==> flow/design.v <==
`timescale 1ns / 1ps
module score(
	 score,
	 grid, ai, opponent, clk
    );
output [8:0] score;
input [83:0] grid;
input [6:0] ai;
input [6:0] opponent;
input clk;
reg [8:0] score_r;
assign score = score_r;
wire clk;
wire [2:0] aithrees;
wire aifour;
reg aivert;
wire aihoriz;
reg [3:0] aihoriz_r;
assign aihoriz = |aihoriz_r;
wire aidiagup;
reg [3:0] aidiagup_r;
assign aidiagup = |aidiagup_r;
wire aidiagdown;
reg [3:0] aidiagdown_r;
assign aidiagdown = |aidiagdown_r;
assign aifour = aivert | aihoriz | aidiagup | aidiagdown;
reg aivert3;
reg [2:0] aihoriz3_r;
reg [2:0] aidiagup3_r;
reg [2:0] aidiagdown3_r;
assign aithrees = aihoriz3_r[2] + aihoriz3_r[1] + aihoriz3_r[0] + aidiagup3_r[2] + aidiagup3_r[1] + aidiagup3_r[0] + aidiagdown3_r[2] + aidiagdown3_r[1] + aidiagdown3_r[0] + aivert3;
wire [2:0] opponentthrees;
wire opponentfour;
reg opponentvert;
wire opponenthoriz;
reg [3:0] opponenthoriz_r;
assign opponenthoriz = |opponenthoriz_r;
wire opponentdiagup;
reg [3:0] opponentdiagup_r;
assign opponentdiagup = |opponentdiagup_r;
wire opponentdiagdown;
reg [3:0] opponentdiagdown_r;
assign opponentdiagdown = |opponentdiagdown_r;
assign opponentfour = opponentvert | opponenthoriz | opponentdiagup | opponentdiagdown;
reg opponentvert3;
reg [2:0] opponenthoriz3_r;
reg [2:0] opponentdiagup3_r;
reg [2:0] opponentdiagdown3_r;
assign opponentthrees = opponenthoriz3_r[2] + opponenthoriz3_r[1] + opponenthoriz3_r[0] + opponentdiagup3_r[2] + opponentdiagup3_r[1] + opponentdiagup3_r[0] + opponentdiagdown3_r[2] + opponentdiagdown3_r[1] + opponentdiagdown3_r[0] + opponentvert3;
always @ (*)
  begin
    if(ai > 41)
	 begin
	   aivert = grid[ai + 1  - 1] & grid[ai + 1  - 15] & grid[ai + 1  - 29] & grid[ai + 1  - 43];
	 end
	 else
	 begin
	   aivert = 0;
	 end
	 if(ai == 83 || ai == 69 || ai == 55 || ai == 41 || ai == 27 || ai == 13)
	 begin
	   aihoriz_r[0] = grid[ai + 1  - 1] & grid[ai + 1  - 3] & grid[ai + 1  - 5] & grid[ai + 1  - 7];
	   aihoriz_r[3:1] = 0;
	 end
	 else if(ai == 81 || ai == 67 || ai == 53 || ai == 39 || ai == 25 || ai == 11)
	 begin
		aihoriz_r[0] = grid[ai + 1  - 1] & grid[ai + 1  - 3] & grid[ai + 1  - 5] & grid[ai + 1  - 7];
	   aihoriz_r[1] = grid[ai + 1  - 1] & grid[ai + 1  - 3] & grid[ai + 1  - 5] & grid[ai + 1  + 1];
      aihoriz_r[3:2] = 0;
    end
	 else if(ai == 79 || ai == 65 || ai == 51 || ai == 37 || ai == 23 || ai == 9)
	 begin
		aihoriz_r[0] = grid[ai + 1  - 1] & grid[ai + 1  - 3] & grid[ai + 1  - 5] & grid[ai + 1  - 7];
	   aihoriz_r[1] = grid[ai + 1  - 1] & grid[ai + 1  - 3] & grid[ai + 1  - 5] & grid[ai + 1  + 1];
      aihoriz_r[2] = grid[ai + 1  - 1] & grid[ai + 1  - 3] & grid[ai + 1  + 3] & grid[ai + 1  + 1];
		aihoriz_r[3] = 0;
    end
	 else if(ai == 77 || ai == 63 || ai == 49 || ai == 35 || ai == 21 || ai == 7)
	 begin
		aihoriz_r[0] = grid[ai + 1  - 1] & grid[ai + 1  - 3] & grid[ai + 1  - 5] & grid[ai + 1  - 7];
	   aihoriz_r[1] = grid[ai + 1  - 1] & grid[ai + 1  - 3] & grid[ai + 1  - 5] & grid[ai + 1  + 1];
      aihoriz_r[2] = grid[ai + 1  - 1] & grid[ai + 1  - 3] & grid[ai + 1  + 3] & grid[ai + 1  + 1];
		aihoriz_r[3] = grid[ai + 1  - 1] & grid[ai + 1  + 5] & grid[ai + 1  + 3] & grid[ai + 1  + 1];
    end
	 else if(ai == 75 || ai == 61 || ai == 47 || ai == 33 || ai == 19 || ai == 5)
    begin
		aihoriz_r[0] = 0;
	   aihoriz_r[1] = grid[ai + 1  - 1] & grid[ai + 1  - 3] & grid[ai + 1  - 5] & grid[ai + 1  + 1];
      aihoriz_r[2] = grid[ai + 1  - 1] & grid[ai + 1  - 3] & grid[ai + 1  + 3] & grid[ai + 1  + 1];
		aihoriz_r[3] = grid[ai + 1  - 1] & grid[ai + 1  + 5] & grid[ai + 1  + 3] & grid[ai + 1  + 1];
    end
	 else if(ai == 73 || ai == 59 || ai == 45 || ai == 31 || ai == 17 || ai == 3)
	 begin
		aihoriz_r[1:0] = 0;     
	   aihoriz_r[2] = grid[ai + 1  - 1] & grid[ai + 1  - 3] & grid[ai + 1  + 3] & grid[ai + 1  + 1];
		aihoriz_r[3] = grid[ai + 1  - 1] & grid[ai + 1  + 5] & grid[ai + 1  + 3] & grid[ai + 1  + 1];
    end
	 else if(ai == 71 || ai == 57 || ai == 43 || ai == 29 || ai == 15 || ai == 1)
	 begin  
		aihoriz_r[2:0] = 0;
		aihoriz_r[3] = grid[ai + 1  - 1] & grid[ai + 1  + 5] & grid[ai + 1  + 3] & grid[ai + 1  + 1];
    end
	 else
	 begin
	   aihoriz_r = 0;
	 end
	 if(ai == 77 || ai == 75|| ai == 73 || ai == 71 || ai == 57 || ai == 43)
	 begin
	   aidiagup_r[0] = grid[ai + 1  - 1] & grid[ai + 1  - 13] & grid[ai + 1  - 25] & grid[ai + 1  - 37];
	   aidiagup_r[3:1] = 0;
	 end
	 else if(ai == 63 || ai == 61 || ai == 59 || ai == 45)
	 begin
	   aidiagup_r[0] = grid[ai + 1  - 1] & grid[ai + 1  - 13] & grid[ai + 1  - 25] & grid[ai + 1  - 37];
	   aidiagup_r[1] = grid[ai + 1  - 1] & grid[ai + 1  - 13] & grid[ai + 1  - 25] & grid[ai + 1  + 11];
      aidiagup_r[3:2] = 0;
    end
	 else if(ai == 49 || ai == 47)
	 begin
	   aidiagup_r[0] = grid[ai + 1  - 1] & grid[ai + 1  - 13] & grid[ai + 1  - 25] & grid[ai + 1  - 37];
	   aidiagup_r[1] = grid[ai + 1  - 1] & grid[ai + 1  - 13] & grid[ai + 1  - 25] & grid[ai + 1  + 11];
      aidiagup_r[2] = grid[ai + 1  - 1] & grid[ai + 1  - 13] & grid[ai + 1  + 23] & grid[ai + 1  + 11];
      aidiagup_r[3] = 0;
	 end
	 else if(ai == 13 || ai == 11 || ai == 9 || ai == 7 || ai == 27 || ai == 41)
	 begin
		aidiagup_r[0] = 0;
	   aidiagup_r[1] = 0;
      aidiagup_r[2] = 0;
      aidiagup_r[3] = grid[ai + 1  - 1] & grid[ai + 1  + 35] & grid[ai + 1  + 23] & grid[ai + 1  + 11];
	 end
	 else if(ai == 25 || ai == 23 || ai == 21 || ai == 39)
	 begin
	   aidiagup_r[0] = 0;
	   aidiagup_r[1] = 0;
      aidiagup_r[2] = grid[ai + 1  - 1] & grid[ai + 1  - 13] & grid[ai + 1  + 23] & grid[ai + 1  + 11];
      aidiagup_r[3] = grid[ai + 1  - 1] & grid[ai + 1  + 35] & grid[ai + 1  + 23] & grid[ai + 1  + 11];
	 end
	 else if(ai == 37 || ai == 35)
	 begin
	   aidiagup_r[0] = 0;
	   aidiagup_r[1] = grid[ai + 1  - 1] & grid[ai + 1  - 13] & grid[ai + 1  - 25] & grid[ai + 1  + 11];
      aidiagup_r[2] = grid[ai + 1  - 1] & grid[ai + 1  - 13] & grid[ai + 1  + 23] & grid[ai + 1  + 11];
      aidiagup_r[3] = grid[ai + 1  - 1] & grid[ai + 1  + 35] & grid[ai + 1  + 23] & grid[ai + 1  + 11];
	 end
	 else if(ai == 51 || ai == 33)
	 begin
	   aidiagup_r[0] = 0;
	   aidiagup_r[1] = grid[ai + 1  - 1] & grid[ai + 1  - 13] & grid[ai + 1  - 25] & grid[ai + 1  + 11];
      aidiagup_r[2] = grid[ai + 1  - 1] & grid[ai + 1  - 13] & grid[ai + 1  + 23] & grid[ai + 1  + 11];
      aidiagup_r[3] = 0;
	 end
	 else if(ai == 19 || ai == 53)
	 begin
	   aidiagup_r[0] = 0;
	   aidiagup_r[1] = 0;
      aidiagup_r[2] = grid[ai + 1  - 1] & grid[ai + 1  - 13] & grid[ai + 1  + 23] & grid[ai + 1  + 11];
      aidiagup_r[3] = 0;
	 end
	 else if(ai == 65 || ai == 31)
	 begin
	   aidiagup_r[0] = 0;
	   aidiagup_r[1] = grid[ai + 1  - 1] & grid[ai + 1  - 13] & grid[ai + 1  - 25] & grid[ai + 1  + 11];
      aidiagup_r[2] = 0;
      aidiagup_r[3] = 0;    
	 end
	 else
	 begin
	   aidiagup_r = 0;
	 end
	 if(ai == 7 || ai == 5 || ai == 3 || ai == 1 || ai == 15 || ai == 29)
	 begin
	   aidiagdown_r[0] = grid[ai + 1  - 1] & grid[ai + 1  + 15] & grid[ai + 1  + 31] & grid[ai + 1  + 47];
	   aidiagdown_r[3:1] = 0;
	 end
	 else if(ai == 21 || ai == 19 || ai == 17 || ai == 31)
	 begin
      aidiagdown_r[0] = grid[ai + 1  - 1] & grid[ai + 1  + 15] & grid[ai + 1  + 31] & grid[ai + 1  + 47];
	   aidiagdown_r[1] = grid[ai + 1  - 1] & grid[ai + 1  + 15] & grid[ai + 1  + 31] & grid[ai + 1  - 17];
      aidiagdown_r[3:2] = 0;
    end
	 else if(ai == 35 || ai == 33)
	 begin
	   aidiagdown_r[0] = grid[ai + 1  - 1] & grid[ai + 1  + 15] & grid[ai + 1  + 31] & grid[ai + 1  + 47];
	   aidiagdown_r[1] = grid[ai + 1  - 1] & grid[ai + 1  + 15] & grid[ai + 1  + 31] & grid[ai + 1  - 17];
      aidiagdown_r[2] = grid[ai + 1  - 1] & grid[ai + 1  + 15] & grid[ai + 1  - 33] & grid[ai + 1  - 17];
	   aidiagdown_r[3] = 0;
	 end
	 else if(ai == 83 || ai == 81 || ai == 79 || ai == 77 || ai == 69 || ai == 55)
	 begin
		aidiagdown_r[0] = 0;
	   aidiagdown_r[1] = 0;
      aidiagdown_r[2] = 0;
      aidiagdown_r[3] = grid[ai + 1  - 1] & grid[ai + 1  - 49] & grid[ai + 1  - 33] & grid[ai + 1  - 17];
    end
	 else if(ai == 67 || ai == 65 || ai == 63 || ai == 53)
	 begin
	   aidiagdown_r[0] = 0;
	   aidiagdown_r[1] = 0;
      aidiagdown_r[2] = grid[ai + 1  - 1] & grid[ai + 1  + 15] & grid[ai + 1  - 33] & grid[ai + 1  - 17];
	   aidiagdown_r[3] = grid[ai + 1  - 1] & grid[ai + 1  - 49] & grid[ai + 1  - 33] & grid[ai + 1  - 17];
	 end
	 else if(ai == 51 || ai == 49)
	 begin
	   aidiagdown_r[0] = 0;
      aidiagdown_r[1] = grid[ai + 1  - 1] & grid[ai + 1  + 15] & grid[ai + 1  + 31] & grid[ai + 1  - 17];
      aidiagdown_r[2] = grid[ai + 1  - 1] & grid[ai + 1  + 15] & grid[ai + 1  - 33] & grid[ai + 1  - 17];
      aidiagdown_r[3] = grid[ai + 1  - 1] & grid[ai + 1  - 49] & grid[ai + 1  - 33] & grid[ai + 1  - 17];
	 end
	 else if(ai == 37 || ai == 47)
	 begin
	   aidiagdown_r[0] = 0;
      aidiagdown_r[1] = grid[ai + 1  - 1] & grid[ai + 1  + 15] & grid[ai + 1  + 31] & grid[ai + 1  - 17];
      aidiagdown_r[2] = grid[ai + 1  - 1] & grid[ai + 1  + 15] & grid[ai + 1  - 33] & grid[ai + 1  - 17];
      aidiagdown_r[3] = 0;
	 end
	 else if(ai == 61 || ai == 39)
	 begin
	   aidiagdown_r[0] = 0;
	   aidiagdown_r[1] = 0;
      aidiagdown_r[2] = grid[ai + 1  - 1] & grid[ai + 1  + 15] & grid[ai + 1  - 33] & grid[ai + 1  - 17];
      aidiagdown_r[3] = 0;
	 end
	 else if(ai == 23 || ai == 45)
	 begin
	   aidiagdown_r[0] = 0;
      aidiagdown_r[1] = grid[ai + 1  - 1] & grid[ai + 1  + 15] & grid[ai + 1  + 31] & grid[ai + 1  - 17];
      aidiagdown_r[2] = 0;
      aidiagdown_r[3] = 0;    
	 end
	 else
	 begin
	   aidiagdown_r = 0;
	 end
    if(ai > 27)
	 begin
	   aivert3 = grid[ai + 1  - 1] & grid[ai + 1  - 15] & grid[ai + 1  - 29];
	 end
	 else
	 begin
	   aivert3 = 0;
	 end
	 if(ai == 83 || ai == 69 || ai == 55 || ai == 41 || ai == 27 || ai == 13)
	 begin
	   aihoriz3_r[0] = grid[ai + 1  - 1] & grid[ai + 1  - 3] & grid[ai + 1  - 5];
	   aihoriz3_r[2:1] = 0;
	 end
	 else if(ai == 81 || ai == 67 || ai == 53 || ai == 39 || ai == 25 || ai == 11)
	 begin
		aihoriz3_r[0] = grid[ai + 1  - 1] & grid[ai + 1  - 3] & grid[ai + 1  - 5];
	   aihoriz3_r[1] = grid[ai + 1  - 1] & grid[ai + 1  - 3] & grid[ai + 1  + 1];
      aihoriz3_r[2] = 0;
    end
	 else if(ai == 79 || ai == 65 || ai == 51 || ai == 37 || ai == 23 || ai == 9 || ai == 77 || ai == 63 || ai == 49 || ai == 35 || ai == 21 || ai == 7 || ai == 75 || ai == 61 || ai == 47 || ai == 33 || ai == 19 || ai == 5)
	 begin
		aihoriz3_r[0] = grid[ai + 1  - 1] & grid[ai + 1  - 3] & grid[ai + 1  - 5];
	   aihoriz3_r[1] = grid[ai + 1  - 1] & grid[ai + 1  - 3] & grid[ai + 1  + 1];
      aihoriz3_r[2] = grid[ai + 1  - 1] & grid[ai + 1  + 3] & grid[ai + 1  + 1];
    end
	 else if(ai == 73 || ai == 59 || ai == 45 || ai == 31 || ai == 17 || ai == 3)
	 begin
		aihoriz3_r[0] = 0;     
	   aihoriz3_r[1] = grid[ai + 1  - 1] & grid[ai + 1  - 3] & grid[ai + 1  + 1];
      aihoriz3_r[2] = grid[ai + 1  - 1] & grid[ai + 1  + 3] & grid[ai + 1  + 1];
    end
	 else if(ai == 71 || ai == 57 || ai == 43 || ai == 29 || ai == 15 || ai == 1)
	 begin  
		aihoriz3_r[1:0] = 0;
		aihoriz3_r[2] = grid[ai + 1  - 1] & grid[ai + 1  + 3] & grid[ai + 1  + 1];
    end
	 else
	 begin
	   aihoriz3_r = 0;
	 end
	 if(ai == 79 || ai == 77 || ai == 75|| ai == 73 || ai == 71 || ai == 57 || ai == 43 || ai == 29)
	 begin
	   aidiagup3_r[0] = grid[ai + 1  - 1] & grid[ai + 1  - 13] & grid[ai + 1  - 25];
	   aidiagup3_r[2:1] = 0;
	 end
	 else if(ai == 65 || ai == 63 || ai == 61 || ai == 59 || ai == 45 || ai == 31)
	 begin
	   aidiagup3_r[0] = grid[ai + 1  - 1] & grid[ai + 1  - 13] & grid[ai + 1  - 25];
	   aidiagup3_r[1] = grid[ai + 1  - 1] & grid[ai + 1  - 13] & grid[ai + 1  + 11];
      aidiagup3_r[2] = 0;
    end
	 else if(ai == 51 || ai == 49 || ai == 47 || ai == 37 || ai == 35 || ai == 33)
	 begin
	   aidiagup3_r[0] = grid[ai + 1  - 1] & grid[ai + 1  - 13] & grid[ai + 1  - 25];
	   aidiagup3_r[1] = grid[ai + 1  - 1] & grid[ai + 1  - 13] & grid[ai + 1  + 11];
      aidiagup3_r[2] = grid[ai + 1  - 1] & grid[ai + 1  + 23] & grid[ai + 1  + 11];
	 end
	 else if(ai == 13 || ai == 11 || ai == 9 || ai == 7 || ai == 5 || ai == 27 || ai == 41 || ai == 55)
	 begin
		aidiagup3_r[0] = 0;
	   aidiagup3_r[1] = 0;
      aidiagup3_r[2] = grid[ai + 1  - 1] & grid[ai + 1  + 23] & grid[ai + 1  + 11];
	 end
	 else if(ai == 25 || ai == 23 || ai == 21 || ai == 19 || ai == 39 ||ai == 53)
	 begin
	   aidiagup3_r[0] = 0;
	   aidiagup3_r[1] = grid[ai + 1  - 1] & grid[ai + 1  - 13] & grid[ai + 1  + 11];
      aidiagup3_r[2] = grid[ai + 1  - 1] & grid[ai + 1  + 23] & grid[ai + 1  + 11];
	 end
	 else if(ai == 17 || ai == 67)
	 begin
	   aidiagup3_r[0] = 0;
	   aidiagup3_r[1] = grid[ai + 1  - 1] & grid[ai + 1  - 13] & grid[ai + 1  + 11];
      aidiagup3_r[2] = 0;
	 end
	 else
	 begin
	   aidiagup3_r = 0;
	 end
	 if(ai == 9 || ai == 7 || ai == 5|| ai == 3 || ai == 1 || ai == 15 || ai == 29 || ai == 43)
	 begin
	 	aidiagdown3_r[0] = grid[ai + 1  - 1] & grid[ai + 1  + 15] & grid[ai + 1  + 31];
	   aidiagdown3_r[2:1] = 0;
	 end
	 else if(ai == 23 || ai == 21 || ai == 19 || ai == 17 || ai == 31 || ai == 45)
	 begin
	 	aidiagdown3_r[0] = grid[ai + 1  - 1] & grid[ai + 1  + 15] & grid[ai + 1  + 31];
	   aidiagdown3_r[1] = grid[ai + 1  - 1] & grid[ai + 1  + 15] & grid[ai + 1  - 17];
      aidiagdown3_r[2] = 0;
    end
	 else if(ai == 51 || ai == 49 || ai == 47 || ai == 37 || ai == 35 || ai == 33)
	 begin
	 	aidiagdown3_r[0] = grid[ai + 1  - 1] & grid[ai + 1  + 15] & grid[ai + 1  + 31];
	   aidiagdown3_r[1] = grid[ai + 1  - 1] & grid[ai + 1  + 15] & grid[ai + 1  - 17];
      aidiagdown3_r[2] = grid[ai + 1  - 1] & grid[ai + 1  - 33] & grid[ai + 1  - 17];
	 end
	 else if(ai == 83 || ai == 81 || ai == 79 || ai == 77 || ai == 75 || ai == 69 || ai == 55 || ai == 41)
	 begin
		aidiagdown3_r[0] = 0;
	   aidiagdown3_r[1] = 0;
      aidiagdown3_r[2] = grid[ai + 1  - 1] & grid[ai + 1  - 33] & grid[ai + 1  - 17];
	 end
	 else if(ai == 67 || ai == 65 || ai == 63 || ai == 61 || ai == 53 ||ai == 39)
	 begin
	   aidiagdown3_r[0] = 0;
	   aidiagdown3_r[1] = grid[ai + 1  - 1] & grid[ai + 1  + 15] & grid[ai + 1  - 17];
      aidiagdown3_r[2] = grid[ai + 1  - 1] & grid[ai + 1  - 33] & grid[ai + 1  - 17];
	 end
	 else if(ai == 59 || ai == 25)
	 begin
	   aidiagdown3_r[0] = 0;
	   aidiagdown3_r[1] = grid[ai + 1  - 1] & grid[ai + 1  + 15] & grid[ai + 1  - 17];
      aidiagdown3_r[2] = 0;
	 end
	 else
	 begin
	   aidiagdown3_r = 0;
	 end
    if(opponent + 1 > 41)
	 begin
	   opponentvert = grid[opponent + 1 - 1] & grid[opponent + 1 - 15] & grid[opponent + 1 - 29] & grid[opponent + 1 - 43];
	 end
	 else
	 begin
	   opponentvert = 0;
	 end
	 if(opponent + 1 == 83 || opponent + 1 == 69 || opponent + 1 == 55 || opponent + 1 == 41 || opponent + 1 == 27 || opponent + 1 == 13)
	 begin
	   opponenthoriz_r[0] = grid[opponent + 1 - 1] & grid[opponent + 1 - 3] & grid[opponent + 1 - 5] & grid[opponent + 1 - 7];
	   opponenthoriz_r[3:1] = 0;
	 end
	 else if(opponent + 1 == 81 || opponent + 1 == 67 || opponent + 1 == 53 || opponent + 1 == 39 || opponent + 1 == 25 || opponent + 1 == 11)
	 begin
		opponenthoriz_r[0] = grid[opponent + 1 - 1] & grid[opponent + 1 - 3] & grid[opponent + 1 - 5] & grid[opponent + 1 - 7];
	   opponenthoriz_r[1] = grid[opponent + 1 - 1] & grid[opponent + 1 - 3] & grid[opponent + 1 - 5] & grid[opponent + 1 + 1];
      opponenthoriz_r[3:2] = 0;
    end
	 else if(opponent + 1 == 79 || opponent + 1 == 65 || opponent + 1 == 51 || opponent + 1 == 37 || opponent + 1 == 23 || opponent + 1 == 9)
	 begin
		opponenthoriz_r[0] = grid[opponent + 1 - 1] & grid[opponent + 1 - 3] & grid[opponent + 1 - 5] & grid[opponent + 1 - 7];
	   opponenthoriz_r[1] = grid[opponent + 1 - 1] & grid[opponent + 1 - 3] & grid[opponent + 1 - 5] & grid[opponent + 1 + 1];
      opponenthoriz_r[2] = grid[opponent + 1 - 1] & grid[opponent + 1 - 3] & grid[opponent + 1 + 3] & grid[opponent + 1 + 1];
		opponenthoriz_r[3] = 0;
    end
	 else if(opponent + 1 == 77 || opponent + 1 == 63 || opponent + 1 == 49 || opponent + 1 == 35 || opponent + 1 == 21 || opponent + 1 == 7)
	 begin
		opponenthoriz_r[0] = grid[opponent + 1 - 1] & grid[opponent + 1 - 3] & grid[opponent + 1 - 5] & grid[opponent + 1 - 7];
	   opponenthoriz_r[1] = grid[opponent + 1 - 1] & grid[opponent + 1 - 3] & grid[opponent + 1 - 5] & grid[opponent + 1 + 1];
      opponenthoriz_r[2] = grid[opponent + 1 - 1] & grid[opponent + 1 - 3] & grid[opponent + 1 + 3] & grid[opponent + 1 + 1];
		opponenthoriz_r[3] = grid[opponent + 1 - 1] & grid[opponent + 1 + 5] & grid[opponent + 1 + 3] & grid[opponent + 1 + 1];
    end
	 else if(opponent + 1 == 75 || opponent + 1 == 61 || opponent + 1 == 47 || opponent + 1 == 33 || opponent + 1 == 19 || opponent + 1 == 5)
    begin
		opponenthoriz_r[0] = 0;
	   opponenthoriz_r[1] = grid[opponent + 1 - 1] & grid[opponent + 1 - 3] & grid[opponent + 1 - 5] & grid[opponent + 1 + 1];
      opponenthoriz_r[2] = grid[opponent + 1 - 1] & grid[opponent + 1 - 3] & grid[opponent + 1 + 3] & grid[opponent + 1 + 1];
		opponenthoriz_r[3] = grid[opponent + 1 - 1] & grid[opponent + 1 + 5] & grid[opponent + 1 + 3] & grid[opponent + 1 + 1];
    end
	 else if(opponent + 1 == 73 || opponent + 1 == 59 || opponent + 1 == 45 || opponent + 1 == 31 || opponent + 1 == 17 || opponent + 1 == 3)
	 begin
		opponenthoriz_r[1:0] = 0;     
	   opponenthoriz_r[2] = grid[opponent + 1 - 1] & grid[opponent + 1 - 3] & grid[opponent + 1 + 3] & grid[opponent + 1 + 1];
		opponenthoriz_r[3] = grid[opponent + 1 - 1] & grid[opponent + 1 + 5] & grid[opponent + 1 + 3] & grid[opponent + 1 + 1];
    end
	 else if(opponent + 1 == 71 || opponent + 1 == 57 || opponent + 1 == 43 || opponent + 1 == 29 || opponent + 1 == 15 || opponent + 1 == 1)
	 begin  
		opponenthoriz_r[2:0] = 0;
		opponenthoriz_r[3] = grid[opponent + 1 - 1] & grid[opponent + 1 + 5] & grid[opponent + 1 + 3] & grid[opponent + 1 + 1];
    end
	 else
	 begin
	   opponenthoriz_r = 0;
	 end
	 if(opponent + 1 == 77 || opponent + 1 == 75|| opponent + 1 == 73 || opponent + 1 == 71 || opponent + 1 == 57 || opponent + 1 == 43)
	 begin
	   opponentdiagup_r[0] = grid[opponent + 1 - 1] & grid[opponent + 1 - 13] & grid[opponent + 1 - 25] & grid[opponent + 1 - 37];
	   opponentdiagup_r[3:1] = 0;
	 end
	 else if(opponent + 1 == 63 || opponent + 1 == 61 || opponent + 1 == 59 || opponent + 1 == 45)
	 begin
	   opponentdiagup_r[0] = grid[opponent + 1 - 1] & grid[opponent + 1 - 13] & grid[opponent + 1 - 25] & grid[opponent + 1 - 37];
	   opponentdiagup_r[1] = grid[opponent + 1 - 1] & grid[opponent + 1 - 13] & grid[opponent + 1 - 25] & grid[opponent + 1 + 11];
      opponentdiagup_r[3:2] = 0;
    end
	 else if(opponent + 1 == 49 || opponent + 1 == 47)
	 begin
	   opponentdiagup_r[0] = grid[opponent + 1 - 1] & grid[opponent + 1 - 13] & grid[opponent + 1 - 25] & grid[opponent + 1 - 37];
	   opponentdiagup_r[1] = grid[opponent + 1 - 1] & grid[opponent + 1 - 13] & grid[opponent + 1 - 25] & grid[opponent + 1 + 11];
      opponentdiagup_r[2] = grid[opponent + 1 - 1] & grid[opponent + 1 - 13] & grid[opponent + 1 + 23] & grid[opponent + 1 + 11];
      opponentdiagup_r[3] = 0;
	 end
	 else if(opponent + 1 == 13 || opponent + 1 == 11 || opponent + 1 == 9 || opponent + 1 == 7 || opponent + 1 == 27 || opponent + 1 == 41)
	 begin
		opponentdiagup_r[0] = 0;
	   opponentdiagup_r[1] = 0;
      opponentdiagup_r[2] = 0;
      opponentdiagup_r[3] = grid[opponent + 1 - 1] & grid[opponent + 1 + 35] & grid[opponent + 1 + 23] & grid[opponent + 1 + 11];
	 end
	 else if(opponent + 1 == 25 || opponent + 1 == 23 || opponent + 1 == 21 || opponent + 1 == 39)
	 begin
	   opponentdiagup_r[0] = 0;
	   opponentdiagup_r[1] = 0;
      opponentdiagup_r[2] = grid[opponent + 1 - 1] & grid[opponent + 1 - 13] & grid[opponent + 1 + 23] & grid[opponent + 1 + 11];
      opponentdiagup_r[3] = grid[opponent + 1 - 1] & grid[opponent + 1 + 35] & grid[opponent + 1 + 23] & grid[opponent + 1 + 11];
	 end
	 else if(opponent + 1 == 37 || opponent + 1 == 35)
	 begin
	   opponentdiagup_r[0] = 0;
	   opponentdiagup_r[1] = grid[opponent + 1 - 1] & grid[opponent + 1 - 13] & grid[opponent + 1 - 25] & grid[opponent + 1 + 11];
      opponentdiagup_r[2] = grid[opponent + 1 - 1] & grid[opponent + 1 - 13] & grid[opponent + 1 + 23] & grid[opponent + 1 + 11];
      opponentdiagup_r[3] = grid[opponent + 1 - 1] & grid[opponent + 1 + 35] & grid[opponent + 1 + 23] & grid[opponent + 1 + 11];
	 end
	 else if(opponent + 1 == 51 || opponent + 1 == 33)
	 begin
	   opponentdiagup_r[0] = 0;
	   opponentdiagup_r[1] = grid[opponent + 1 - 1] & grid[opponent + 1 - 13] & grid[opponent + 1 - 25] & grid[opponent + 1 + 11];
      opponentdiagup_r[2] = grid[opponent + 1 - 1] & grid[opponent + 1 - 13] & grid[opponent + 1 + 23] & grid[opponent + 1 + 11];
      opponentdiagup_r[3] = 0;
	 end
	 else if(opponent + 1 == 19 || opponent + 1 == 53)
	 begin
	   opponentdiagup_r[0] = 0;
	   opponentdiagup_r[1] = 0;
      opponentdiagup_r[2] = grid[opponent + 1 - 1] & grid[opponent + 1 - 13] & grid[opponent + 1 + 23] & grid[opponent + 1 + 11];
      opponentdiagup_r[3] = 0;
	 end
	 else if(opponent + 1 == 65 || opponent + 1 == 31)
	 begin
	   opponentdiagup_r[0] = 0;
	   opponentdiagup_r[1] = grid[opponent + 1 - 1] & grid[opponent + 1 - 13] & grid[opponent + 1 - 25] & grid[opponent + 1 + 11];
      opponentdiagup_r[2] = 0;
      opponentdiagup_r[3] = 0;    
	 end
	 else
	 begin
	   opponentdiagup_r = 0;
	 end
	 if(opponent + 1 == 7 || opponent + 1 == 5 || opponent + 1 == 3 || opponent + 1 == 1 || opponent + 1 == 15 || opponent + 1 == 29)
	 begin
	   opponentdiagdown_r[0] = grid[opponent + 1 - 1] & grid[opponent + 1 + 15] & grid[opponent + 1 + 31] & grid[opponent + 1 + 47];
	   opponentdiagdown_r[3:1] = 0;
	 end
	 else if(opponent + 1 == 21 || opponent + 1 == 19 || opponent + 1 == 17 || opponent + 1 == 31)
	 begin
      opponentdiagdown_r[0] = grid[opponent + 1 - 1] & grid[opponent + 1 + 15] & grid[opponent + 1 + 31] & grid[opponent + 1 + 47];
	   opponentdiagdown_r[1] = grid[opponent + 1 - 1] & grid[opponent + 1 + 15] & grid[opponent + 1 + 31] & grid[opponent + 1 - 17];
      opponentdiagdown_r[3:2] = 0;
    end
	 else if(opponent + 1 == 35 || opponent + 1 == 33)
	 begin
	   opponentdiagdown_r[0] = grid[opponent + 1 - 1] & grid[opponent + 1 + 15] & grid[opponent + 1 + 31] & grid[opponent + 1 + 47];
	   opponentdiagdown_r[1] = grid[opponent + 1 - 1] & grid[opponent + 1 + 15] & grid[opponent + 1 + 31] & grid[opponent + 1 - 17];
      opponentdiagdown_r[2] = grid[opponent + 1 - 1] & grid[opponent + 1 + 15] & grid[opponent + 1 - 33] & grid[opponent + 1 - 17];
	   opponentdiagdown_r[3] = 0;
	 end
	 else if(opponent + 1 == 83 || opponent + 1 == 81 || opponent + 1 == 79 || opponent + 1 == 77 || opponent + 1 == 69 || opponent + 1 == 55)
	 begin
		opponentdiagdown_r[0] = 0;
	   opponentdiagdown_r[1] = 0;
      opponentdiagdown_r[2] = 0;
      opponentdiagdown_r[3] = grid[opponent + 1 - 1] & grid[opponent + 1 - 49] & grid[opponent + 1 - 33] & grid[opponent + 1 - 17];
    end
	 else if(opponent + 1 == 67 || opponent + 1 == 65 || opponent + 1 == 63 || opponent + 1 == 53)
	 begin
	   opponentdiagdown_r[0] = 0;
	   opponentdiagdown_r[1] = 0;
      opponentdiagdown_r[2] = grid[opponent + 1 - 1] & grid[opponent + 1 + 15] & grid[opponent + 1 - 33] & grid[opponent + 1 - 17];
	   opponentdiagdown_r[3] = grid[opponent + 1 - 1] & grid[opponent + 1 - 49] & grid[opponent + 1 - 33] & grid[opponent + 1 - 17];
	 end
	 else if(opponent + 1 == 51 || opponent + 1 == 49)
	 begin
	   opponentdiagdown_r[0] = 0;
      opponentdiagdown_r[1] = grid[opponent + 1 - 1] & grid[opponent + 1 + 15] & grid[opponent + 1 + 31] & grid[opponent + 1 - 17];
      opponentdiagdown_r[2] = grid[opponent + 1 - 1] & grid[opponent + 1 + 15] & grid[opponent + 1 - 33] & grid[opponent + 1 - 17];
      opponentdiagdown_r[3] = grid[opponent + 1 - 1] & grid[opponent + 1 - 49] & grid[opponent + 1 - 33] & grid[opponent + 1 - 17];
	 end
	 else if(opponent + 1 == 37 || opponent + 1 == 47)
	 begin
	   opponentdiagdown_r[0] = 0;
      opponentdiagdown_r[1] = grid[opponent + 1 - 1] & grid[opponent + 1 + 15] & grid[opponent + 1 + 31] & grid[opponent + 1 - 17];
      opponentdiagdown_r[2] = grid[opponent + 1 - 1] & grid[opponent + 1 + 15] & grid[opponent + 1 - 33] & grid[opponent + 1 - 17];
      opponentdiagdown_r[3] = 0;
	 end
	 else if(opponent + 1 == 61 || opponent + 1 == 39)
	 begin
	   opponentdiagdown_r[0] = 0;
	   opponentdiagdown_r[1] = 0;
      opponentdiagdown_r[2] = grid[opponent + 1 - 1] & grid[opponent + 1 + 15] & grid[opponent + 1 - 33] & grid[opponent + 1 - 17];
      opponentdiagdown_r[3] = 0;
	 end
	 else if(opponent + 1 == 23 || opponent + 1 == 45)
	 begin
	   opponentdiagdown_r[0] = 0;
      opponentdiagdown_r[1] = grid[opponent + 1 - 1] & grid[opponent + 1 + 15] & grid[opponent + 1 + 31] & grid[opponent + 1 - 17];
      opponentdiagdown_r[2] = 0;
      opponentdiagdown_r[3] = 0;    
	 end
	 else
	 begin
	   opponentdiagdown_r = 0;
	 end
    if(opponent + 1 > 27)
	 begin
	   opponentvert3 = grid[opponent + 1 - 1] & grid[opponent + 1 - 15] & grid[opponent + 1 - 29];
	 end
	 else
	 begin
	   opponentvert3 = 0;
	 end
	 if(opponent + 1 == 83 || opponent + 1 == 69 || opponent + 1 == 55 || opponent + 1 == 41 || opponent + 1 == 27 || opponent + 1 == 13)
	 begin
	   opponenthoriz3_r[0] = grid[opponent + 1 - 1] & grid[opponent + 1 - 3] & grid[opponent + 1 - 5];
	   opponenthoriz3_r[2:1] = 0;
	 end
	 else if(opponent + 1 == 81 || opponent + 1 == 67 || opponent + 1 == 53 || opponent + 1 == 39 || opponent + 1 == 25 || opponent + 1 == 11)
	 begin
		opponenthoriz3_r[0] = grid[opponent + 1 - 1] & grid[opponent + 1 - 3] & grid[opponent + 1 - 5];
	   opponenthoriz3_r[1] = grid[opponent + 1 - 1] & grid[opponent + 1 - 3] & grid[opponent + 1 + 1];
      opponenthoriz3_r[2] = 0;
    end
	 else if(opponent + 1 == 79 || opponent + 1 == 65 || opponent + 1 == 51 || opponent + 1 == 37 || opponent + 1 == 23 || opponent + 1 == 9 || opponent + 1 == 77 || opponent + 1 == 63 || opponent + 1 == 49 || opponent + 1 == 35 || opponent + 1 == 21 || opponent + 1 == 7 || opponent + 1 == 75 || opponent + 1 == 61 || opponent + 1 == 47 || opponent + 1 == 33 || opponent + 1 == 19 || opponent + 1 == 5)
	 begin
		opponenthoriz3_r[0] = grid[opponent + 1 - 1] & grid[opponent + 1 - 3] & grid[opponent + 1 - 5];
	   opponenthoriz3_r[1] = grid[opponent + 1 - 1] & grid[opponent + 1 - 3] & grid[opponent + 1 + 1];
      opponenthoriz3_r[2] = grid[opponent + 1 - 1] & grid[opponent + 1 + 3] & grid[opponent + 1 + 1];
    end
	 else if(opponent + 1 == 73 || opponent + 1 == 59 || opponent + 1 == 45 || opponent + 1 == 31 || opponent + 1 == 17 || opponent + 1 == 3)
	 begin
		opponenthoriz3_r[0] = 0;     
	   opponenthoriz3_r[1] = grid[opponent + 1 - 1] & grid[opponent + 1 - 3] & grid[opponent + 1 + 1];
      opponenthoriz3_r[2] = grid[opponent + 1 - 1] & grid[opponent + 1 + 3] & grid[opponent + 1 + 1];
    end
	 else if(opponent + 1 == 71 || opponent + 1 == 57 || opponent + 1 == 43 || opponent + 1 == 29 || opponent + 1 == 15 || opponent + 1 == 1)
	 begin  
		opponenthoriz3_r[1:0] = 0;
		opponenthoriz3_r[2] = grid[opponent + 1 - 1] & grid[opponent + 1 + 3] & grid[opponent + 1 + 1];
    end
	 else
	 begin
	   opponenthoriz3_r = 0;
	 end
	 if(opponent + 1 == 79 || opponent + 1 == 77 || opponent + 1 == 75|| opponent + 1 == 73 || opponent + 1 == 71 || opponent + 1 == 57 || opponent + 1 == 43 || opponent + 1 == 29)
	 begin
	   opponentdiagup3_r[0] = grid[opponent + 1 - 1] & grid[opponent + 1 - 13] & grid[opponent + 1 - 25];
	   opponentdiagup3_r[2:1] = 0;
	 end
	 else if(opponent + 1 == 65 || opponent + 1 == 63 || opponent + 1 == 61 || opponent + 1 == 59 || opponent + 1 == 45 || opponent + 1 == 31)
	 begin
	   opponentdiagup3_r[0] = grid[opponent + 1 - 1] & grid[opponent + 1 - 13] & grid[opponent + 1 - 25];
	   opponentdiagup3_r[1] = grid[opponent + 1 - 1] & grid[opponent + 1 - 13] & grid[opponent + 1 + 11];
      opponentdiagup3_r[2] = 0;
    end
	 else if(opponent + 1 == 51 || opponent + 1 == 49 || opponent + 1 == 47 || opponent + 1 == 37 || opponent + 1 == 35 || opponent + 1 == 33)
	 begin
	   opponentdiagup3_r[0] = grid[opponent + 1 - 1] & grid[opponent + 1 - 13] & grid[opponent + 1 - 25];
	   opponentdiagup3_r[1] = grid[opponent + 1 - 1] & grid[opponent + 1 - 13] & grid[opponent + 1 + 11];
      opponentdiagup3_r[2] = grid[opponent + 1 - 1] & grid[opponent + 1 + 23] & grid[opponent + 1 + 11];
	 end
	 else if(opponent + 1 == 13 || opponent + 1 == 11 || opponent + 1 == 9 || opponent + 1 == 7 || opponent + 1 == 5 || opponent + 1 == 27 || opponent + 1 == 41 || opponent + 1 == 55)
	 begin
		opponentdiagup3_r[0] = 0;
	   opponentdiagup3_r[1] = 0;
      opponentdiagup3_r[2] = grid[opponent + 1 - 1] & grid[opponent + 1 + 23] & grid[opponent + 1 + 11];
	 end
	 else if(opponent + 1 == 25 || opponent + 1 == 23 || opponent + 1 == 21 || opponent + 1 == 19 || opponent + 1 == 39 ||opponent + 1 == 53)
	 begin
	   opponentdiagup3_r[0] = 0;
	   opponentdiagup3_r[1] = grid[opponent + 1 - 1] & grid[opponent + 1 - 13] & grid[opponent + 1 + 11];
      opponentdiagup3_r[2] = grid[opponent + 1 - 1] & grid[opponent + 1 + 23] & grid[opponent + 1 + 11];
	 end
	 else if(opponent + 1 == 17 || opponent + 1 == 67)
	 begin
	   opponentdiagup3_r[0] = 0;
	   opponentdiagup3_r[1] = grid[opponent + 1 - 1] & grid[opponent + 1 - 13] & grid[opponent + 1 + 11];
      opponentdiagup3_r[2] = 0;
	 end
	 else
	 begin
	   opponentdiagup3_r = 0;
	 end
	 if(opponent + 1 == 9 || opponent + 1 == 7 || opponent + 1 == 5|| opponent + 1 == 3 || opponent + 1 == 1 || opponent + 1 == 15 || opponent + 1 == 29 || opponent + 1 == 43)
	 begin
	 	opponentdiagdown3_r[0] = grid[opponent + 1 - 1] & grid[opponent + 1 + 15] & grid[opponent + 1 + 31];
	   opponentdiagdown3_r[2:1] = 0;
	 end
	 else if(opponent + 1 == 23 || opponent + 1 == 21 || opponent + 1 == 19 || opponent + 1 == 17 || opponent + 1 == 31 || opponent + 1 == 45)
	 begin
	 	opponentdiagdown3_r[0] = grid[opponent + 1 - 1] & grid[opponent + 1 + 15] & grid[opponent + 1 + 31];
	   opponentdiagdown3_r[1] = grid[opponent + 1 - 1] & grid[opponent + 1 + 15] & grid[opponent + 1 - 17];
      opponentdiagdown3_r[2] = 0;
    end
	 else if(opponent + 1 == 51 || opponent + 1 == 49 || opponent + 1 == 47 || opponent + 1 == 37 || opponent + 1 == 35 || opponent + 1 == 33)
	 begin
	 	opponentdiagdown3_r[0] = grid[opponent + 1 - 1] & grid[opponent + 1 + 15] & grid[opponent + 1 + 31];
	   opponentdiagdown3_r[1] = grid[opponent + 1 - 1] & grid[opponent + 1 + 15] & grid[opponent + 1 - 17];
      opponentdiagdown3_r[2] = grid[opponent + 1 - 1] & grid[opponent + 1 - 33] & grid[opponent + 1 - 17];
	 end
	 else if(opponent + 1 == 83 || opponent + 1 == 81 || opponent + 1 == 79 || opponent + 1 == 77 || opponent + 1 == 75 || opponent + 1 == 69 || opponent + 1 == 55 || opponent + 1 == 41)
	 begin
		opponentdiagdown3_r[0] = 0;
	   opponentdiagdown3_r[1] = 0;
      opponentdiagdown3_r[2] = grid[opponent + 1 - 1] & grid[opponent + 1 - 33] & grid[opponent + 1 - 17];
	 end
	 else if(opponent + 1 == 67 || opponent + 1 == 65 || opponent + 1 == 63 || opponent + 1 == 61 || opponent + 1 == 53 ||opponent + 1 == 39)
	 begin
	   opponentdiagdown3_r[0] = 0;
	   opponentdiagdown3_r[1] = grid[opponent + 1 - 1] & grid[opponent + 1 + 15] & grid[opponent + 1 - 17];
      opponentdiagdown3_r[2] = grid[opponent + 1 - 1] & grid[opponent + 1 - 33] & grid[opponent + 1 - 17];
	 end
	 else if(opponent + 1 == 59 || opponent + 1 == 25)
	 begin
	   opponentdiagdown3_r[0] = 0;
	   opponentdiagdown3_r[1] = grid[opponent + 1 - 1] & grid[opponent + 1 + 15] & grid[opponent + 1 - 17];
      opponentdiagdown3_r[2] = 0;
	 end
	 else
	 begin
	   opponentdiagdown3_r = 0;
	 end
	 if(aifour)
	 begin
	   score_r = 9'b111111111;
	 end
	 else if(opponentfour)
	 begin
	   score_r = 0;
	 end
	 else
	 begin
	   if (ai % 14 > 7)
		begin
		  score_r = (200 + 10 * aithrees - 10 * opponentthrees + 14 - (ai % 14))% 512;
		end
		else
	   begin
		  score_r = (200 + 10 * aithrees - 10 * opponentthrees + ai % 14) % 512;
		end   
	 end
  end
endmodule
`timescale 1ns / 1ps
module minimax(
   opt, move,
   grid, column_counts, player, sw, clk
);
input [83:0] grid;
input [20:0] column_counts;
input player;
input sw;
input clk;
output [6:0] opt;
output move;
reg [83:0] grid_copy;
reg [83:0] grid_copy_2;
reg aimoved;
reg opponentmoved;
reg [6:0] ai;
reg [6:0] opponent;
reg [2:0] index;
reg move_r;
assign move = move_r;
reg initial_score;
reg [6:0] count;  
reg [2:0] column;
reg [6:0] opt_r;
assign opt = opt_r;
wire [8:0] optscore;
reg [8:0] optscore_r;
assign optscore = optscore_r;
wire [8:0] score;
wire [8:0] curscore;
reg [8:0] curscore_r;
assign curscore = curscore_r;
score score_(
   .score (score),
   .grid (grid_copy_2), .ai (ai), .opponent (opponent), .clk (clk)
    );
always @(posedge clk)
begin
  if (player == 0 || !sw)
  begin
    count = 0;
    move_r = 0;
    optscore_r = 0;
    opt_r = 1;
	 curscore_r = 0;
  end
  else if (count == 105)
  begin
    if(curscore >= optscore && aimoved)
    begin
      opt_r = ai;
      optscore_r = curscore_r;
    end
    move_r = 1;
    count = (count + 1) % 128;
  end
  else if (count > 105)
  begin
    move_r = 0;
  end
  else if (count % 15 == 0)
  begin
    if(count == 0)
    begin
      optscore_r = 0;
    end
    else if(curscore >= optscore && aimoved)
    begin
      opt_r = ai;
      optscore_r = curscore_r;
    end
	 initial_score = 1;
    if(column_counts[(count / 15)*3 + 2-:3] < 6)
    begin
	   column = (count / 15) % 8;
      grid_copy = grid;
      grid_copy[13 - (count / 15)*2 + column_counts[(count / 15)*3 + 2-:3] * 14-:2] = 2'b10;
      aimoved = 1;
      ai = (13 - (count / 15)*2 + column_counts[(count / 15)*3 + 2-:3] * 14) % 128;
    end
    else
    begin
      grid_copy = grid;
      aimoved = 0;
      ai = 1;
		column = 0;
    end
    count = (count + 1) % 128;
  end
  else if ((count % 15) % 2 == 1)
  begin
    if(aimoved)
	   begin
      if(column_counts[(((count % 15) - 1)/2)* 3 +2-:3] < 6 && (((count % 15) - 1)/2) != column)
      begin
        grid_copy_2 = grid_copy;
        grid_copy_2[14 - (count % 15) + column_counts[(((count % 15) - 1)/2)* 3 + 2-:3] * 14-:2] = 2'b01;
        opponentmoved = 1;
        opponent = (13 - (count % 15) + column_counts[(((count % 15) - 1)/2)* 3 + 2-:3] * 14)% 128;
      end
	   else if (ai < 70 && (((count % 15) - 1)/2) == column)
	   begin
	     grid_copy_2 = grid_copy;
        grid_copy_2[ai + 14-:2] = 2'b01;
        opponentmoved = 1;
        opponent = (ai + 13)% 128;
	   end
      else
      begin
        grid_copy_2 = grid_copy;
        opponentmoved = 0;
        opponent = 0;
      end
	 end
	 else
	 begin
	   grid_copy_2 = grid_copy;
      opponentmoved = 0;
      opponent = 0;
	 end
    count = (count + 1) % 128;
  end
  else
  begin
    if ((score < curscore || initial_score) && aimoved && opponentmoved)
    begin
      curscore_r = score;
		initial_score = 0;
    end
    count = (count + 1) % 128;
  end
end
endmodule
Memo
Re: synthesis data of minimax

Reports on minimax. Each step is given for the RTL above and for the edited RTL. Lines under "unedited" count in the file above, lines under "edited" in the edited file. "change" is "edited" less "unedited", of the values as shown. Operators carry their Yosys type and port widths (W data, S select, Z words). Cell names lack the library's common part. Not given: --

Top: minimax. Clock input: clk. Cell library: sky130hd. Library corner: tt_025C_1v80.

Edit of the RTL. The edit as a unified diff against the file above. The edited RTL no longer does the same as the RTL above: the edit was made by script, with no optimisation intended.

```diff
@@ -662,5 +662,5 @@
 	 else
 	 begin
-	   if (ai % 14 > 7)
+	   if ((ai & 14) > 7)
 		begin
 		  score_r = (200 + 10 * aithrees - 10 * opponentthrees + 14 - (ai % 14))% 512;
```

Elaborated design. Source: Yosys, flattened and elaborated, memories not mapped. Widths are those after wreduce. Registers that Yosys merges into a memory's read port (data or address) are not register bits. Print and check cells do not count. Equal cells are merged and count once.

Bit counts: register bits after elaboration (unedited 221, edited 221, change 0); bits of input ports (unedited 108, edited 108, change 0); word-level cells (unedited 895, edited 895, change 0).

Cells by class: $add $sub $neg (unedited 94, edited 94, change 0); multipliers (unedited 6, edited 6, change 0); divide/modulo/power cells (unedited 3, edited 3, change 0); magnitude comparators (unedited 11, edited 11, change 0); equality and inequality tests (unedited 90, edited 90, change 0); shifts and indexed selects (unedited 52, edited 52, change 0); mux-type cells (unedited 236, edited 236, change 0); bitwise gates (word level) (unedited 99, edited 99, change 0); reductions and logical operators (unedited 291, edited 291, change 0).

Operator list: $gt A32 B3 Y1 const B (unedited 1, edited 0, change -1); $gt A4 B3 Y1 const B (unedited 0, edited 1, change +1); $logic_or A1 B1 Y1 (unedited 268, edited 268, change 0); $mux W1 (unedited 197, edited 197, change 0); $and A1 B1 Y1 (unedited 78, edited 78, change 0); $shiftx A84 B32 Y1 (unedited 44, edited 44, change 0); $add A3 B1 Y3 (unedited 16, edited 16, change 0); $eq A32 B6 Y1 const B (unedited 16, edited 16, change 0); $eq A7 B6 Y1 const B (unedited 16, edited 16, change 0); $mux W2 (unedited 12, edited 12, change 0); $eq A7 B7 Y1 const B (unedited 11, edited 11, change 0); $eq A32 B7 Y1 const B (unedited 10, edited 10, change 0); $mux W7 (unedited 9, edited 9, change 0); $eq A32 B5 Y1 const B (unedited 8, edited 8, change 0); $eq A7 B5 Y1 const B (unedited 8, edited 8, change 0); $mux W9 (unedited 8, edited 8, change 0); $sub A32 B6 Y32 const B (unedited 8, edited 8, change 0); $add A32 B1 Y32 const B (unedited 6, edited 6, change 0); $mux W3 (unedited 6, edited 6, change 0); $not A1 Y1 (unedited 6, edited 6, change 0); $or A1 B1 Y1 (unedited 6, edited 6, change 0); $reduce_or A4 Y1 (unedited 6, edited 6, change 0); $sub A32 B2 Y32 const B (unedited 6, edited 6, change 0); $sub A32 B5 Y32 const B (unedited 6, edited 6, change 0); $logic_and A1 B1 Y1 (unedited 5, edited 5, change 0); $add A32 B2 Y32 const B (unedited 4, edited 4, change 0); $add A32 B4 Y32 const B (unedited 4, edited 4, change 0); $add A32 B5 Y32 const B (unedited 4, edited 4, change 0).

Not every row of either side is listed.

Longest topological paths. Yosys ltp: most cells in a row. Word level: on the elaborated netlist, between registers, memories and ports. Mapped: between sequential cells and ports; inverters and the memories' decode and read muxes count.

Logic depth: word-level depth (unedited 44, edited 44, change 0); ABC_AREA (unedited 0, edited 0); depth in mapped cells (unedited 59, edited 59, change 0); mapped depth without buffers (unedited 52, edited 53, change +1).

Synthesis result. The flow's flattened synthesis, as Yosys stat reports it; memories are mapped. The netlist is that of the ABC_AREA named above (0 if unset); the other value can give another one.

Mapped netlist: standard cells after synthesis (unedited 3570, edited 3482, change -88); synthesis area (um2) (unedited 29519.6, edited 28823.9, change -695.7); area of sequential cells (um2) (unedited 6256.0, edited 6256.0, change 0.0); flip-flops (unedited 219, edited 219, change 0); buffer cells (unedited 227, edited 219, change -8).

Cell types: o21ai_0 (unedited 262, edited 209, change -53); a21o_1 (unedited 60, edited 27, change -33); mux2i_1 (unedited 112, edited 140, change +28); a21boi_0 (unedited 38, edited 11, change -27); mux4_1 (unedited 26, edited 0, change -26); nand2b_1 (unedited 69, edited 44, change -25); mux4_2 (unedited 96, edited 120, change +24); or2_2 (unedited 14, edited 34, change +20); o22ai_1 (unedited 27, edited 46, change +19); a21oi_1 (unedited 230, edited 245, change +15); buf_1 (unedited 23, edited 38, change +15); a211oi_1 (unedited 62, edited 48, change -14); a22oi_1 (unedited 34, edited 20, change -14); o32ai_1 (unedited 20, edited 6, change -14); nand2_1 (unedited 339, edited 352, change +13); inv_1 (unedited 146, edited 159, change +13); a22o_1 (unedited 21, edited 8, change -13); and2_1 (unedited 44, edited 33, change -11).

Not every row of either side is listed. The figures by module come from a second, unflattened synthesis with its own total; it is not the netlist above.

Second synthesis, totals: cell total of the unflattened synthesis (unedited 3814, edited 3727, change -87); area (unflattened synthesis) (um2) (unedited 31149.9, edited 30640.6, change -509.3).

Rows give one instance, submodules left out.

By module, unedited: minimax (instances 1, cells 1654, area 15713.8 um2, sequential area 6256.0 um2); (no name shown) (instances 1, cells 2160, area 15436.1 um2, sequential area 0.0 um2).

By module, edited: minimax (instances 1, cells 1654, area 15713.8 um2, sequential area 6256.0 um2); (no name shown) (instances 1, cells 2073, area 14926.8 um2, sequential area 0.0 um2).

Timing after synthesis. OpenSTA on the mapped netlist: ideal clock, no wires. The path of least setup slack (recovery checks aside). Input and output delay are each 20% of the period. Register names are those of the netlist, which keeps one name where synthesis merged equal registers.

Timing after synthesis: path type (unedited reg-to-reg, edited reg-to-reg); start (unedited reg ai[1], edited reg count[3]); end (unedited reg (name not given), edited reg grid_copy_2[77]); period (ns) (unedited 11.0, edited 11.0, change 0.0); library setup time (ns) (unedited 0.072, edited 0.158, change +0.086); arrival (ns) (unedited 12.698, edited 12.565, change -0.133); setup slack (ns) (unedited -1.770, edited -1.723, change +0.047); path delay (ns) (unedited 12.770, edited 12.723, change -0.047); stages on the path (unedited 55, edited 51, change -4); path buffers (unedited 9, edited 8, change -1); period reached after synthesis (ns) (unedited 12.77, edited 12.723, change -0.047).

"path delay" is the arrival time less input delay plus setup time. "stages on the path": output pins that drive a net of the path, with the launching flip-flop's if there is one; two outputs of one cell count as two. "period reached after synthesis" = period - worst setup slack (recovery checks aside). The figure is calculated, with input and output delays left at 20% of the set period. Between the ends stands the longest chain of elaborated cells between them, by number of cells; it is not shown to be the way that was timed. Of several equally long chains one is given. A line is the first line of the expression or statement that the cell stems from. Yosys adds cells for indexed reads and writes and turns some case tables into memories. A register here has more assigning lines than the two given. Lines with a computed index may be missing from the assigning lines.

Between the ends, after synthesis, unedited:
Cells stage by stage: edfxtp_1 -> clkbuf_1 -> inv_1 -> clkbuf_1 -> clkbuf_1 -> clkbuf_1 -> clkbuf_1 -> ha_1 -> clkbuf_1 -> buf_1 -> clkinv_1 -> ha_1 -> o21a_1 -> o21a_1 -> nor2_1 -> mux4_2 -> o32ai_1 -> nor2_1 -> (+19 left out) -> inv_1 -> nor2_1 -> nor2_1 -> o21bai_1 -> a21oi_1 -> xnor2_1 -> mux2i_1 -> xnor2_1 -> o21ai_0 -> ha_1 -> a21oi_1 -> o21ai_0 -> a21oi_1 -> a31o_1 -> buf_6 -> and2_4 -> buf_6 -> mux2i_1.

Ends and longest elaborated chain, after synthesis, unedited: start: declaration (RTL line 691) `reg [6:0] ai;`; start: assignment (RTL line 754) `ai = (13 - (count / 15)*2 + column_counts[(count / 15)*3 + 2-:3] * 14) % 128;`; start: assignment (RTL line 760) `ai = 1;`; end: assignment (RTL line 720); end: assignment (RTL line 802); end: declaration (RTL line 706).

unedited: Chain of elaborated cells between the ends: none given. edited: Ways into the end's enable are left out, as the timed path ends at the data pin.

Between the ends, after synthesis, edited:
Cells stage by stage: dfxtp_1 -> buf_2 -> nand3_1 -> inv_2 -> ha_1 -> and4b_1 -> nand3_1 -> o2bb2ai_1 -> ha_1 -> o21ai_0 -> a21oi_1 -> and3_1 -> buf_6 -> nor3_4 -> xnor2_1 -> ha_1 -> and4_1 -> nand4_1 -> (+15 left out) -> a2bb2oi_1 -> fa_1 -> inv_1 -> ha_1 -> fa_1 -> ha_1 -> ha_1 -> a21oi_1 -> o21bai_1 -> a21oi_1 -> xnor2_1 -> or3_1 -> xor3_1 -> nand2b_1 -> clkbuf_1 -> nor4_1 -> a2111oi_0 -> nor3_1. The figure for cells in the longest elaborated chain is 18.

Ends and longest elaborated chain, after synthesis, edited: start: declaration (RTL line 697) `reg [6:0] count;`; start: assignment (RTL line 730) `count = (count + 1) % 128;`; start: assignment (RTL line 763) `count = (count + 1) % 128;`; $mod A7 B4 Y32 (RTL line 772) `grid_copy_2[14 - (count % 15) + column_counts[(((count % 15) - 1)/2)* 3 + 2-:3] * 14-:2] = 2'b01;`; $sub A32 B1 Y32 (RTL line 772); $mul A31 B2 Y32 (RTL line 772); $add A32 B2 Y32 (RTL line 772); $add A32 B1 Y32 (RTL line 772); $sub A32 B2 Y32 (RTL line 772); $shiftx A21 B32 Y3 (RTL line 772); (+4 left out); $neg A32 Y33 (RTL line 772); $shift A2 B33 Y84 (RTL line 772); $not A84 Y84 (RTL line 772); $and A84 B84 Y84 (RTL line 772); $or A84 B84 Y84 (RTL line 772); $mux W84 (RTL line 769) `if(column_counts[(((count % 15) - 1)/2)* 3 +2-:3] < 6 && (((count % 15) - 1)/2) != column)`; $mux W84 (RTL line 767) `if(aimoved)`; end: assignment (RTL line 771) `grid_copy_2 = grid_copy;`; end: assignment (RTL line 778) `grid_copy_2 = grid_copy;`; end: declaration (RTL line 688) `reg [83:0] grid_copy_2;`.

Timing after layout. Path of least setup slack in the final report of the runs of pair A (OpenROAD, finished layout, wires in). Where an end is a register, its clock arrival counts in the times.

Timing after layout: path type (unedited reg-to-reg, edited reg-to-reg); start (unedited reg ai[1], edited reg opponent[1]); end (unedited reg (name not given), edited reg (name not given)); period (ns) (unedited 10.7, edited 10.7, change 0.0); library setup time (ns) (unedited 0.06, edited 0.14, change +0.08); arrival (ns) (unedited 10.86, edited 10.97, change +0.11); setup slack (ns) (unedited 0.29, edited 0.13, change -0.16); stages on the path (unedited 53, edited 52, change -1); path buffers (unedited 4, edited 6, change +2).

Between the ends stands the longest chain of elaborated cells between them, by number of cells; it is not shown to be the way that was timed. Of several equally long chains one is given. A register here has more assigning lines than the two given.

Between the ends, after layout, unedited:
Cells stage by stage: edfxtp_1 -> inv_2 -> ha_4 -> buf_6 -> buf_4 -> mux2_4 -> mux2i_2 -> mux2_4 -> mux4_2 -> nor2_2 -> a31oi_2 -> nor2_1 -> nand2_1 -> a2111oi_4 -> ha_1 -> fa_1 -> inv_1 -> fa_1 -> (+17 left out) -> ha_4 -> inv_4 -> buf_4 -> xnor2_1 -> nor2_1 -> a21oi_1 -> o21ai_1 -> ha_1 -> a21oi_1 -> nor2b_1 -> o21ai_1 -> nand2b_1 -> a21oi_2 -> o21ai_1 -> a21oi_1 -> a31o_2 -> and2_4 -> mux2i_1.

Ends and longest elaborated chain, after layout, unedited: start: declaration (RTL line 691) `reg [6:0] ai;`; start: assignment (RTL line 754) `ai = (13 - (count / 15)*2 + column_counts[(count / 15)*3 + 2-:3] * 14) % 128;`; start: assignment (RTL line 760) `ai = 1;`; end: assignment (RTL line 720); end: assignment (RTL line 802); end: declaration (RTL line 706).

unedited: Chain of elaborated cells between the ends: none given.

Between the ends, after layout, edited:
Cells stage by stage: edfxtp_1 -> inv_2 -> ha_4 -> buf_6 -> buf_16 -> mux4_2 -> mux4_2 -> buf_4 -> a41oi_1 -> a21oi_1 -> o211ai_1 -> nor3_2 -> a21boi_0 -> buf_4 -> fa_1 -> inv_2 -> fa_1 -> inv_1 -> (+16 left out) -> ha_4 -> inv_4 -> o21bai_1 -> a21oi_2 -> xnor2_1 -> a22oi_1 -> xnor2_1 -> o21ai_2 -> ha_4 -> nand4_1 -> o21ai_1 -> nand2b_1 -> a41o_1 -> nor4b_4 -> buf_4 -> buf_8 -> nand3_1 -> o31ai_1. The figure for cells in the longest elaborated chain is 43.

Ends and longest elaborated chain, after layout, edited: start: declaration (RTL line 692) `reg [6:0] opponent;`; start: assignment (RTL line 774) `opponent = (13 - (count % 15) + column_counts[(((count % 15) - 1)/2)* 3 + 2-:3] * 14)% 128;`; start: assignment (RTL line 781) `opponent = (ai + 13)% 128;`; $add A7 B1 Y8 (RTL line 555) `else if(opponent + 1 == 79 || opponent + 1 == 65 || opponent + 1 == 51 || opponent + 1 == 37 || opponent + 1 = ...`; $eq A32 B7 Y1 (RTL line 555); $logic_or A1 B1 Y1 x17 (RTL line 555); $mux W1 (RTL line 555); $mux W1 (RTL line 549) `else if(opponent + 1 == 81 || opponent + 1 == 67 || opponent + 1 == 53 || opponent + 1 == 39 || opponent + 1 = ...`; $mux W2 (RTL line 544) `if(opponent + 1 == 83 || opponent + 1 == 69 || opponent + 1 == 55 || opponent + 1 == 41 || opponent + 1 == 27 ...`; $add A1 B1 Y2 (RTL line 49) `assign opponentthrees = opponenthoriz3_r[2] + opponenthoriz3_r[1] + opponenthoriz3_r[0] + opponentdiagup3_r[2] ...`; (+12 left out); $mux W9 (RTL line 664) `if ((ai & 14) > 7)`; $mux W9 (RTL line 658) `else if(opponentfour)`; $mux W9 (RTL line 654) `if(aifour)`; $lt A9 B9 Y1 (RTL line 800); $logic_or A1 B1 Y1 (RTL line 800); $logic_and A1 B1 Y1 x2 (RTL line 800); $reduce_and A5 Y1; end: assignment (RTL line 720); end: assignment (RTL line 802); end: declaration (RTL line 706).

Flow runs. Runs of the flow (Yosys, OpenROAD) on both versions; the two runs of a pair have the same settings. The constraints put input and output delay at 20% of the set period each and load the outputs with 0.01 pF.

Settings, pair A:
For period_ns the number is 10.7. The entry for CAP_MARGIN reads 20. The entry for CORE_MARGIN reads 2. For CORE_UTILIZATION the number is 40. The figure for SLEW_MARGIN is 20.

Measured results, pair A: synthesized cell area (um2) (unedited 29519.6, edited 28823.9, change -695.7); die area (um2) (unedited 75988.4, edited 74223.6, change -1764.8); standard-cell area after layout (um2) (unedited 37815.0, edited 38020.2, change +205.2); utilization (unedited 0.518, edited 0.533, change +0.015); setup slack of the critical path (ns) (unedited 0.292, edited 0.129, change -0.163); total negative slack (ns) (unedited 0.000, edited 0.000, change 0.000); post-route worst hold slack (ns) (unedited 0.490, edited 0.496, change +0.006); total power after layout (W) (unedited 0.005429, edited 0.005778, change +0.000349); achieved clock period (ns) (unedited 10.408, edited 10.571, change +0.163).

Settings, pair B:
For CORE_UTILIZATION the number is 25. For CTS_CLUSTER_DIAMETER the number is 179. The figure for CTS_CLUSTER_SIZE is 61. The entry for GPL_ROUTABILITY_DRIVEN reads 1. GPL_TIMING_DRIVEN: 1. MIN_ROUTING_LAYER: met2. For PLACE_DENSITY the number is 0.68. For SETUP_SLACK_MARGIN the number is 0.09. For period_ns the number is 7.6. The entry for CAP_MARGIN reads 20. The entry for CORE_MARGIN reads 2. The figure for SLEW_MARGIN is 20.

Measured results, pair B: synthesized cell area (um2) (unedited 29519.6, edited 28823.9, change -695.7); die area (um2) (unedited 120843.0, edited 118027.0, change -2816.0); standard-cell area after layout (um2) (unedited 46214.3, edited 46617.2, change +402.9); utilization (unedited 0.393, edited 0.408, change +0.015); setup slack of the critical path (ns) (unedited -2.940, edited -3.030, change -0.090); total negative slack (ns) (unedited -333.926, edited -400.554, change -66.628); post-route worst hold slack (ns) (unedited 0.511, edited 0.533, change +0.022); total power after layout (W) (unedited 0.009733, edited 0.010705, change +0.000972); achieved clock period (ns) (unedited 10.540, edited 10.630, change +0.090).

"achieved clock period" = clock period - worst setup slack. The figure is calculated, with input and output delays left at 20% of the set period. "total power after layout" is the tool's figure for a default switching activity; nothing was simulated.
